==> flow/design.v <==
module axi_gpio #(
    parameter int N_GPIOS = 32,
    parameter int AXI_ADDR_WIDTH = 12,
    parameter int AXI_DATA_WIDTH = 32
)(
   input aclk,
   input aresetn, 
   input  logic [N_GPIOS-1:0] gpio_in_raw ,
   output logic [N_GPIOS-1:0] gpio_out,
   output logic irq,  
   output logic arready,
   input logic [AXI_ADDR_WIDTH-1:0] araddr,
   input logic arvalid,
   output logic [AXI_DATA_WIDTH-1:0] rdata,
   output logic [1:0] rresp,
   output logic rvalid,
   input logic rready,
   input logic wvalid,
   output logic wready,
   input logic [AXI_DATA_WIDTH-1:0] wdata,
   input logic [AXI_DATA_WIDTH/8-1:0] wstrb,
   input logic bready,
   output logic bvalid,
   output logic [1:0] bresp,
   output logic awready,
   input logic [AXI_ADDR_WIDTH-1:0] awaddr,
   input logic awvalid
);
  localparam logic [31:0] VERSION = 32'h0001_0000;
  localparam int WORD_IDX_W = (AXI_ADDR_WIDTH >= 2) ? (AXI_ADDR_WIDTH-2) : 1;
  localparam logic [WORD_IDX_W-1:0] VERSION_WORD = 'h0B;  
  localparam logic [WORD_IDX_W-1:0] SCRATCH_WORD = 'h0C;  
  localparam logic [WORD_IDX_W-1:0] DIR_WORD       = 'h000;  
  localparam logic [WORD_IDX_W-1:0] OUT_WORD       = 'h001;  
  localparam logic [WORD_IDX_W-1:0] OUT_SET_WORD   = 'h002;  
  localparam logic [WORD_IDX_W-1:0] OUT_CLR_WORD   = 'h003;  
  localparam logic [WORD_IDX_W-1:0] IN_WORD        = 'h004;  
  localparam logic [WORD_IDX_W-1:0] IRQ_MASK_WORD  = 'h005;  
  localparam logic [WORD_IDX_W-1:0] IRQ_STATUS_WORD= 'h006;  
  localparam logic [WORD_IDX_W-1:0] IRQ_CLEAR_WORD = 'h007;  
  localparam logic [WORD_IDX_W-1:0] EDGE_EN_WORD   = 'h008;  
  localparam logic [WORD_IDX_W-1:0] EDGE_POL_WORD  = 'h009;  
  localparam logic [WORD_IDX_W-1:0] LVL_POL_WORD   = 'h00A;  
  localparam logic [WORD_IDX_W-1:0] DEBOUNCE_WORD  = 'h00D;  
  logic [AXI_DATA_WIDTH-1:0] scratch_q;  
  logic [N_GPIOS-1:0] dir_q, out_q;
  logic [N_GPIOS-1:0] in_meta, in_sync;  
  logic [N_GPIOS-1:0] clr_mask, clr_mask_next;
  logic [N_GPIOS-1:0] irq_mask_q, irq_status_q, edge_en_q, edge_pol_q, lvl_pol_q;
  logic [7:0]         debounce_cfg_q;             
  logic [N_GPIOS-1:0] in_db_q, in_db_d;          
  logic [AXI_ADDR_WIDTH-1:0] araddr_q;
  logic [AXI_ADDR_WIDTH-1:0] awaddr_q;
  logic [AXI_DATA_WIDTH-1:0] wdata_q;
  logic [AXI_DATA_WIDTH/8-1:0] wstrb_q;
  logic                  ar_hs;  
  assign ar_hs         = arvalid & arready;
  function automatic logic [AXI_DATA_WIDTH-1:0] apply_wstrb(
    input logic [AXI_DATA_WIDTH-1:0] cur,
    input logic [AXI_DATA_WIDTH-1:0] wdata_i,
    input logic [AXI_DATA_WIDTH/8-1:0] wstrb_i
);
logic [AXI_DATA_WIDTH-1:0] mask;
mask = { {8{wstrb_i[3]}}, {8{wstrb_i[2]}}, {8{wstrb_i[1]}}, {8{wstrb_i[0]}} };
apply_wstrb = (cur & ~mask) | (wdata_i & mask);
  endfunction
function automatic [N_GPIOS-1:0] apply_wstrb_to_gpio(
  input [N_GPIOS-1:0]            prev,
  input [AXI_DATA_WIDTH-1:0]     wdata_i,
  input [AXI_DATA_WIDTH/8-1:0]   wstrb_i
);
  logic [AXI_DATA_WIDTH-1:0] prev_ext, nxt_ext;
  prev_ext                 = '0;
  prev_ext[N_GPIOS-1:0]    = prev;
  nxt_ext                  = apply_wstrb(prev_ext, wdata_i, wstrb_i);
  apply_wstrb_to_gpio = nxt_ext[N_GPIOS-1:0];
endfunction
function automatic [N_GPIOS-1:0] w1_mask_gpio(
  input [AXI_DATA_WIDTH-1:0]     wdata_i,
  input [AXI_DATA_WIDTH/8-1:0]   wstrb_i
);
  logic [AXI_DATA_WIDTH-1:0] strobe_mask;
  logic [AXI_DATA_WIDTH-1:0] masked;
  strobe_mask = '0;
  for (int b = 0; b < AXI_DATA_WIDTH/8; b++)
    strobe_mask[8*b +: 8] = {8{wstrb_i[b]}};
    masked = wdata_i & strobe_mask;
  w1_mask_gpio = masked[N_GPIOS-1:0];
endfunction
always_ff @(posedge aclk or negedge aresetn) begin
  if (!aresetn) begin
    in_meta <= '0;
    in_sync <= '0;
  end else begin
    in_meta <= gpio_in_raw;  
    in_sync <= in_meta;      
  end
end
logic [7:0] db_cnt   [0:N_GPIOS-1];  
always_ff @(posedge aclk or negedge aresetn) begin
  if (!aresetn) begin
    for (int i=0;i<N_GPIOS;i++) begin
      db_cnt[i] <= '0;
    end
    in_db_q <= '0;
  end else begin
    if (debounce_cfg_q == 8'd0) begin
      in_db_q <= in_sync;
      for (int i=0;i<N_GPIOS;i++) db_cnt[i] <= '0;
    end else begin
      for (int i=0;i<N_GPIOS;i++) begin
        if (in_sync[i] == in_db_q[i]) begin
          db_cnt[i] <= '0;  
        end else begin
          db_cnt[i] <= db_cnt[i] + 8'd1;
          if (db_cnt[i] >= debounce_cfg_q) begin
            in_db_q[i] <= in_sync[i];  
            db_cnt[i]  <= '0;
          end
        end
      end
    end
  end
end
always_ff @(posedge aclk or negedge aresetn) begin
  if (!aresetn) in_db_d <= '0;
  else          in_db_d <= in_db_q;
end
wire [N_GPIOS-1:0] rise =  in_db_q & ~in_db_d;
wire [N_GPIOS-1:0] fall = ~in_db_q &  in_db_d;
wire [N_GPIOS-1:0] edge_evt  = ((edge_pol_q & rise) | (~edge_pol_q & fall)) & edge_en_q;
wire [N_GPIOS-1:0] level_evt = (in_db_q    ^ ~lvl_pol_q) & ~edge_en_q;
wire [N_GPIOS-1:0] new_events = edge_evt | level_evt;
always_ff @(posedge aclk or negedge aresetn) begin
  if (!aresetn) begin
    irq_status_q <= '0;
  end else begin
    irq_status_q <= (irq_status_q | new_events) & ~clr_mask;
  end
end
assign irq = |(irq_status_q & irq_mask_q);
    logic aw_hs, w_hs;
    assign aw_hs = awvalid && awready;
    assign w_hs = wvalid && wready;
    always_ff @(posedge aclk or negedge aresetn)begin
        if(!aresetn)begin
            awready <= 1'b1;
            bvalid <= 1'b0;
            bresp <= 2'b00;
            wready <= 1'b1;
            awaddr_q <= '0;
            wdata_q <= '0;
            wstrb_q <= '0;
            scratch_q <= '0;
            irq_mask_q     <= '0;
            edge_en_q      <= '0;             
            edge_pol_q     <= {N_GPIOS{1'b1}};   
            lvl_pol_q      <= {N_GPIOS{1'b1}};   
            debounce_cfg_q <= 8'd0;           
            clr_mask_next <= '0;
            dir_q <= '0;
            out_q <= '0;
        end else begin
            if(awready && awvalid)begin 
                awready <= 1'b0;     
                awaddr_q <= awaddr;  
            end
            if(wready && wvalid) begin
                wready <= 1'b0;
                wdata_q <= wdata;
                wstrb_q <= wstrb;
            end
            clr_mask_next <= '0;
            if (!bvalid && !awready && !wready)begin  
                unique case (awaddr_q[AXI_ADDR_WIDTH-1:2])
                    DIR_WORD: dir_q <= apply_wstrb_to_gpio(dir_q,wdata_q,wstrb_q);
                    OUT_WORD: out_q <= apply_wstrb_to_gpio(out_q,wdata_q,wstrb_q);
                    OUT_SET_WORD: begin  
                        out_q <= out_q | w1_mask_gpio(wdata_q, wstrb_q);
                    end
                    OUT_CLR_WORD: begin  
                        out_q <= out_q & ~w1_mask_gpio(wdata_q, wstrb_q);
                    end
                    SCRATCH_WORD: scratch_q <= apply_wstrb(scratch_q, wdata_q, wstrb_q);
                    IRQ_MASK_WORD:  irq_mask_q  <= apply_wstrb_to_gpio(irq_mask_q,  wdata_q, wstrb_q);
                    EDGE_EN_WORD:   edge_en_q   <= apply_wstrb_to_gpio(edge_en_q,   wdata_q, wstrb_q);
                    EDGE_POL_WORD:  edge_pol_q  <= apply_wstrb_to_gpio(edge_pol_q,  wdata_q, wstrb_q);
                    LVL_POL_WORD:   lvl_pol_q   <= apply_wstrb_to_gpio(lvl_pol_q,   wdata_q, wstrb_q);
                    IRQ_CLEAR_WORD: begin
                      clr_mask_next <= w1_mask_gpio(wdata_q, wstrb_q);
                    end
                     DEBOUNCE_WORD: begin
                        if (wstrb_q[0]) debounce_cfg_q <= wdata_q[7:0];
                      end
                    default: ;
                endcase       
                bvalid <= 1'b1;
                bresp <= 2'b00;  
        end
            if(bvalid && bready)begin
                bvalid <= 1'b0;
                awready <= 1'b1;
                wready <= 1'b1;
        end
        end
    end
always_ff @(posedge aclk or negedge aresetn) begin
  if (!aresetn) clr_mask <= '0;
  else          clr_mask <= clr_mask_next;
end
  always_ff @(posedge aclk or negedge aresetn)begin
    if(!aresetn) begin
        arready <= 1'b1;
        rvalid <= 1'b0;
        rdata <= '0;
        rresp <= 2'b00;  
    end
    else begin
        if(arready && arvalid) begin
            araddr_q <= araddr;
            arready <= 1'b0;
            rvalid <= 1'b1;
            unique case (araddr[AXI_ADDR_WIDTH-1:2])
                DIR_WORD:      rdata <= {{(AXI_DATA_WIDTH-N_GPIOS){1'b0}}, dir_q};  
                OUT_WORD:      rdata <= {{(AXI_DATA_WIDTH-N_GPIOS){1'b0}}, out_q};
                OUT_SET_WORD:  rdata <= {{(AXI_DATA_WIDTH-N_GPIOS){1'b0}}, out_q};  
                OUT_CLR_WORD:  rdata <= {{(AXI_DATA_WIDTH-N_GPIOS){1'b0}}, out_q};  
                IN_WORD:         rdata <= {{(AXI_DATA_WIDTH-N_GPIOS){1'b0}}, in_db_q};  
                IRQ_MASK_WORD:   rdata <= {{(AXI_DATA_WIDTH-N_GPIOS){1'b0}}, irq_mask_q};
                IRQ_STATUS_WORD: rdata <= {{(AXI_DATA_WIDTH-N_GPIOS){1'b0}}, irq_status_q};
                EDGE_EN_WORD:    rdata <= {{(AXI_DATA_WIDTH-N_GPIOS){1'b0}}, edge_en_q};
                EDGE_POL_WORD:   rdata <= {{(AXI_DATA_WIDTH-N_GPIOS){1'b0}}, edge_pol_q};
                LVL_POL_WORD:    rdata <= {{(AXI_DATA_WIDTH-N_GPIOS){1'b0}}, lvl_pol_q};
                DEBOUNCE_WORD:   rdata <= {{(AXI_DATA_WIDTH-8){1'b0}}, debounce_cfg_q};
                VERSION_WORD: rdata <= VERSION;  
                SCRATCH_WORD: rdata <= scratch_q;
                default: rdata <='0;
            endcase
            rresp <= 2'b00;
        end
        if(rvalid && rready)begin
            rvalid <= 1'b0;
            arready <= 1'b1;
        end
        end
    end
    assign gpio_out = out_q & dir_q;
endmodule
# Step by step through the tools: axi_gpio
# Tool output for the design above before and after an edit, in the order of the flow.
# "before" refers to lines of the RTL above, "after" to lines of the edited file.
# "diff": "after" minus "before" as printed here. "change_rel_pct": 100 x difference / "before".
# Operators carry their Yosys type and port widths (W data, S select, Z words).
# Library cell names are shortened.
# A cell with - has no value.
# setup
design	axi_gpio
clock_port	aclk
lib	sky130hd
pvt_corner	tt_025C_1v80

# Edit of the RTL
# Unified diff, file above to edited file.
# The edited RTL no longer does the same as the RTL above: the edit was made by script, with no optimisation intended.
# begin of diff
@@ -46,5 +46,5 @@
   logic [N_GPIOS-1:0] dir_q, out_q;
   logic [N_GPIOS-1:0] in_meta, in_sync;  
-  logic [N_GPIOS-1:0] clr_mask, clr_mask_next;
+  logic [N_GPIOS/2-1:0] clr_mask, clr_mask_next;
   logic [N_GPIOS-1:0] irq_mask_q, irq_status_q, edge_en_q, edge_pol_q, lvl_pol_q;
   logic [7:0]         debounce_cfg_q;             
# end of diff

# Word-level counts
# Source: Yosys, flattened and elaborated. Widths are those after wreduce. Registers that Yosys merges into a memory's read port (data or address) are not register bits. Print and check cells do not count. Equal cells are merged and count once.
# bits
item	before	after	diff	change_rel_pct
ff_bits	797	765	-32	-4.02
inputBits	99	99	0	0.00
wordCells	573	573	0	0.00
# classes
item	before	after	diff	change_rel_pct
n_logic	38	38	0	0.00
n_eq	86	86	0	0.00
muxes	206	206	0	0.00
reduce_logical	92	92	0	0.00
n_addsub	32	32	0	0.00
cmp	32	32	0	0.00
# ops
operator	before	after	diff	change_rel_pct
$mux W32	2	0	-2	-100.00
$mux W16	0	2	2	-
$not A32 Y32	8	7	-1	-12.50
$not A16 Y32	0	1	1	-
$mux W1	106	106	0	0.00
$mux W8	96	96	0	0.00
$reduce_and A2 Y1	39	39	0	0.00
$reduce_bool A2 Y1	36	36	0	0.00
$add A8 B1 Y8 const B	32	32	0	0.00
$eq A1 B1 Y1	32	32	0	0.00
$ge A8 B8 Y1	32	32	0	0.00
$ne A2 B2 Y1 const B	32	32	0	0.00
$and A32 B32 Y32	18	18	0	0.00
$eq A10 B4 Y1 const B	11	11	0	0.00
$or A32 B32 Y32	11	11	0	0.00
$logic_and A1 B1 Y1	7	7	0	0.00
$eq A10 B3 Y1 const B	5	5	0	0.00
$eq A10 B2 Y1 const B	4	4	0	0.00
$logic_not A1 Y1	3	3	0	0.00
$eq A10 B1 Y1 const B	2	2	0	0.00
$logic_not A10 Y1	2	2	0	0.00
$logic_not A8 Y1	1	1	0	0.00
$pmux W32 S11	1	1	0	0.00
$pmux W32 S3	1	1	0	0.00
$reduce_and A3 Y1	1	1	0	0.00
$reduce_bool A3 Y1	1	1	0	0.00
$reduce_or A3 Y1	1	1	0	0.00
$reduce_or A32 Y1	1	1	0	0.00
$xor A32 B32 Y32	1	1	0	0.00

# Longest topological paths
# Longest topological path by Yosys (ltp), each cell counted once; first at word level (registers and memories cut), then after technology mapping (sequential cells cut; the memories' decode and read muxes count).
# logic_depth
item	before	after	diff	change_rel_pct
depth_word	8	8	0	0.00
ABC_AREA	0	0	-	-
depth_mapped	8	8	0	0.00
ltp_nobuf	7	7	0	0.00

# Netlist
# Yosys stat after the flow's synthesis: flattened, memories mapped to cells. It holds for the ABC_AREA given above (unset counts as 0); a run with the other value may have another netlist.
# types
cell_type	before	after	diff	change_rel_pct
and3_1	131	78	-53	-40.46
inv_1	101	148	47	46.53
o21ai_0	139	180	41	29.50
nor3_1	71	33	-38	-53.52
nor2b_1	42	8	-34	-80.95
o211ai_1	0	34	34	-
a2111oi_0	33	0	-33	-100.00
dfrtp_1	728	696	-32	-4.40
nand3b_1	32	2	-30	-93.75
nand2_1	138	164	26	18.84
buf_1	26	2	-24	-92.31
nor2_4	0	20	20	-
a222oi_1	2	19	17	850.00
a21o_1	1	18	17	1700.00
mux2i_1	63	49	-14	-22.22
clkbuf_1	56	45	-11	-19.64
a22oi_1	42	32	-10	-23.81
nor2_2	12	2	-10	-83.33
# Not every row of either side is listed.
# mapped
item	before	after	diff	change_rel_pct
flip_flops	795	763	-32	-4.03
mapped_area_um2	39357.7	38328.0	-1029.7	-2.62
cell_count	3537	3450	-87	-2.46
seq_area_um2	19977.9	19177.1	-800.8	-4.01

# Path before layout
# OpenSTA on the mapped netlist: ideal clock, no wires. The path of least setup slack (recovery checks aside). Input and output delay are each 20% of the period. Register names are those of the netlist, which keeps one name where synthesis merged equal registers.
# synth_path
item	before	after	diff	change_rel_pct
kind	input to register	input to register	-	-
start	in araddr[7]	in araddr[3]	-	-
end	reg rdata[19]	reg rdata[23]	-	-
input_delay_ns	1.000	1.000	0.000	0.00
path_stages	6	8	2	33.33
required_ns	4.918	4.879	-0.039	-0.79
tclk_ns	5.0	5.0	0.0	0.00
path_delay_ns	1.589	1.505	-0.084	-5.29
path_slack_ns	2.411	2.495	0.084	-
t_first_pin_ns	1.000	1.000	0.000	0.00
setup_time_ns	0.082	0.121	0.039	-
t_arrival_ns	2.507	2.384	-0.123	-4.91
synth_period_reached_ns	2.589	2.505	-0.084	-3.24
# "path_delay_ns" = arrival - input delay + setup time.
# "path_stages" counts driving pins, that of a launching flip-flop among them; a cell with two outputs on the path counts twice.
# "synth_period_reached_ns" = period - worst setup slack (recovery checks aside). The figure is calculated, with input and output delays left at 20% of the set period.
# The rows between start and end are the longest chain of elaborated cells between them; the timing report does not say that the signal goes this way. Where chains are equally long, one stands for them.
# A line is the first line of the expression or statement that the cell stems from. Yosys adds cells for indexed reads and writes and turns some case tables into memories.
# A register here has more assigning lines than the two given.
# synth_between_before
path_cell_list	or4_4 -> or3_4 -> nor3_4 -> buf_6 -> a21oi_1 -> a31oi_1
elab_chain_cells	3
cells_between	15
cone_classes	eq/ne: 12; mux: 1; reduce/logical: 2
# synth_rtl_before
item	line_no	source
start, declared	12	input logic [AXI_ADDR_WIDTH-1:0] araddr,
$eq A10 B2 Y1	223	unique case (araddr[AXI_ADDR_WIDTH-1:2])
$reduce_or A3 Y1	-
$pmux W32 S11	223
end, assigned	224	DIR_WORD:      rdata <= {{(AXI_DATA_WIDTH-N_GPIOS){1'b0}}, dir_q};
end, assigned	225	OUT_WORD:      rdata <= {{(AXI_DATA_WIDTH-N_GPIOS){1'b0}}, out_q};
end, declared	14	output logic [AXI_DATA_WIDTH-1:0] rdata,
# synth_between_after
path_cell_list	buf_2 -> buf_2 -> buf_2 -> mux2i_1 -> o22ai_1 -> a221oi_1 -> o211ai_1 -> a22o_1
elab_chain_cells	3
cells_between	15
cone_classes	eq/ne: 12; mux: 1; reduce/logical: 2
# synth_rtl_after
item	line_no	source
start, declared	12	input logic [AXI_ADDR_WIDTH-1:0] araddr,
$eq A10 B2 Y1	223	unique case (araddr[AXI_ADDR_WIDTH-1:2])
$reduce_or A3 Y1	-
$pmux W32 S11	223
end, assigned	224	DIR_WORD:      rdata <= {{(AXI_DATA_WIDTH-N_GPIOS){1'b0}}, dir_q};
end, assigned	225	OUT_WORD:      rdata <= {{(AXI_DATA_WIDTH-N_GPIOS){1'b0}}, out_q};
end, declared	14	output logic [AXI_DATA_WIDTH-1:0] rdata,

# Path in the finished layout
# Path of least setup slack in the final report of each run of set A (OpenROAD, finished layout, wires in). Where an end is a register, its clock arrival counts in the times.
# layout_path
item	before	after	diff	change_rel_pct
kind	register to output	register to output	-	-
start	reg irq_status_q[9]	reg irq_status_q[23]	-	-
end	out irq	out irq	-	-
t_first_pin_ns	0.64	0.64	0.00	0.00
required_ns	3.06	3.06	0.00	0.00
path_slack_ns	0.22	0.14	-0.08	-
output_delay_ns	0.76	0.76	0.00	0.00
tclk_ns	3.82	3.82	0.00	0.00
t_arrival_ns	2.83	2.91	0.08	2.83
path_stages	5	5	0	0.00
# The rows between start and end are the longest chain of elaborated cells between them; the timing report does not say that the signal goes this way. Where chains are equally long, one stands for them.
# layout_between_before
path_cell_list	dfrtp_1 -> a22oi_1 -> nand4_1 -> or4_1 -> clkdlybuf4s50_1
elab_chain_cells	2
cells_between	2
cone_classes	logic: 1; reduce/logical: 1
# layout_rtl_before
item	line_no	source
start, declared	49	logic [N_GPIOS-1:0] irq_mask_q, irq_status_q, edge_en_q, edge_pol_q, lvl_pol_q;
start, assigned	136	irq_status_q <= '0;
start, assigned	138	irq_status_q <= (irq_status_q | new_events) & ~clr_mask;
$and A32 B32 Y32	141	assign irq = |(irq_status_q & irq_mask_q);
$reduce_or A32 Y1	141
end, declared	10	output logic irq,
# layout_between_after
path_cell_list	dfrtp_1 -> a22oi_1 -> nand4_1 -> or4_1 -> clkdlybuf4s50_1
elab_chain_cells	2
cells_between	2
cone_classes	logic: 1; reduce/logical: 1
# layout_rtl_after
item	line_no	source
start, declared	49	logic [N_GPIOS-1:0] irq_mask_q, irq_status_q, edge_en_q, edge_pol_q, lvl_pol_q;
start, assigned	136	irq_status_q <= '0;
start, assigned	138	irq_status_q <= (irq_status_q | new_events) & ~clr_mask;
$and A32 B32 Y32	141	assign irq = |(irq_status_q & irq_mask_q);
$reduce_or A32 Y1	141
end, declared	10	output logic irq,

# Measured runs
# Both versions went through the flow (Yosys, OpenROAD) with the same settings in each pair. Constraints: input delay and output delay 20% of the set period each, output load 0.01 pF.
# flow_settings_set_A
CORE_UTILIZATION	40
period_ns	3.82
CAP_MARGIN	20
CORE_MARGIN	2
SLEW_MARGIN	20
# results_set_A
item	before	after	diff	change_rel_pct
die_footprint_um2	100921.0	98313.6	-2607.4	-2.58
setup_worst_slack_ns	0.223	0.144	-0.079	-
final_stdcell_area_um2	46110.5	44845.5	-1265.0	-2.74
timing.setup.tns_ns	0.000	0.000	0.000	-
ys_area_um2	39357.7	38328.0	-1029.7	-2.62
achieved_period_ns	3.597	3.676	0.079	2.20
# flow_settings_set_B
CAP_MARGIN	25
CELL_PAD_IN_SITES_DETAIL_PLACEMENT	1
CORE_UTILIZATION	49
CTS_CLUSTER_DIAMETER	377
GPL_ROUTABILITY_DRIVEN	1
GPL_TIMING_DRIVEN	0
MIN_ROUTING_LAYER	met2
SETUP_SLACK_MARGIN	0.45
TNS_END_PERCENT	20
period_ns	2.7
CORE_MARGIN	2
SLEW_MARGIN	20
# results_set_B
item	before	after	diff	change_rel_pct
die_footprint_um2	82604.5	80474.3	-2130.2	-2.58
setup_worst_slack_ns	-0.296	-0.390	-0.094	-
final_stdcell_area_um2	51285.4	47893.4	-3392.0	-6.61
timing.setup.tns_ns	-0.384	-0.390	-0.006	-
ys_area_um2	39357.7	38328.0	-1029.7	-2.62
achieved_period_ns	2.996	3.090	0.094	3.14
worst_hold_slack_ns	0.295	0.291	-0.004	-
# "achieved_period_ns" is the run's clock period less its worst setup slack. It is reckoned from that one timing run; input and output delays stay at 20% of the period that was set.
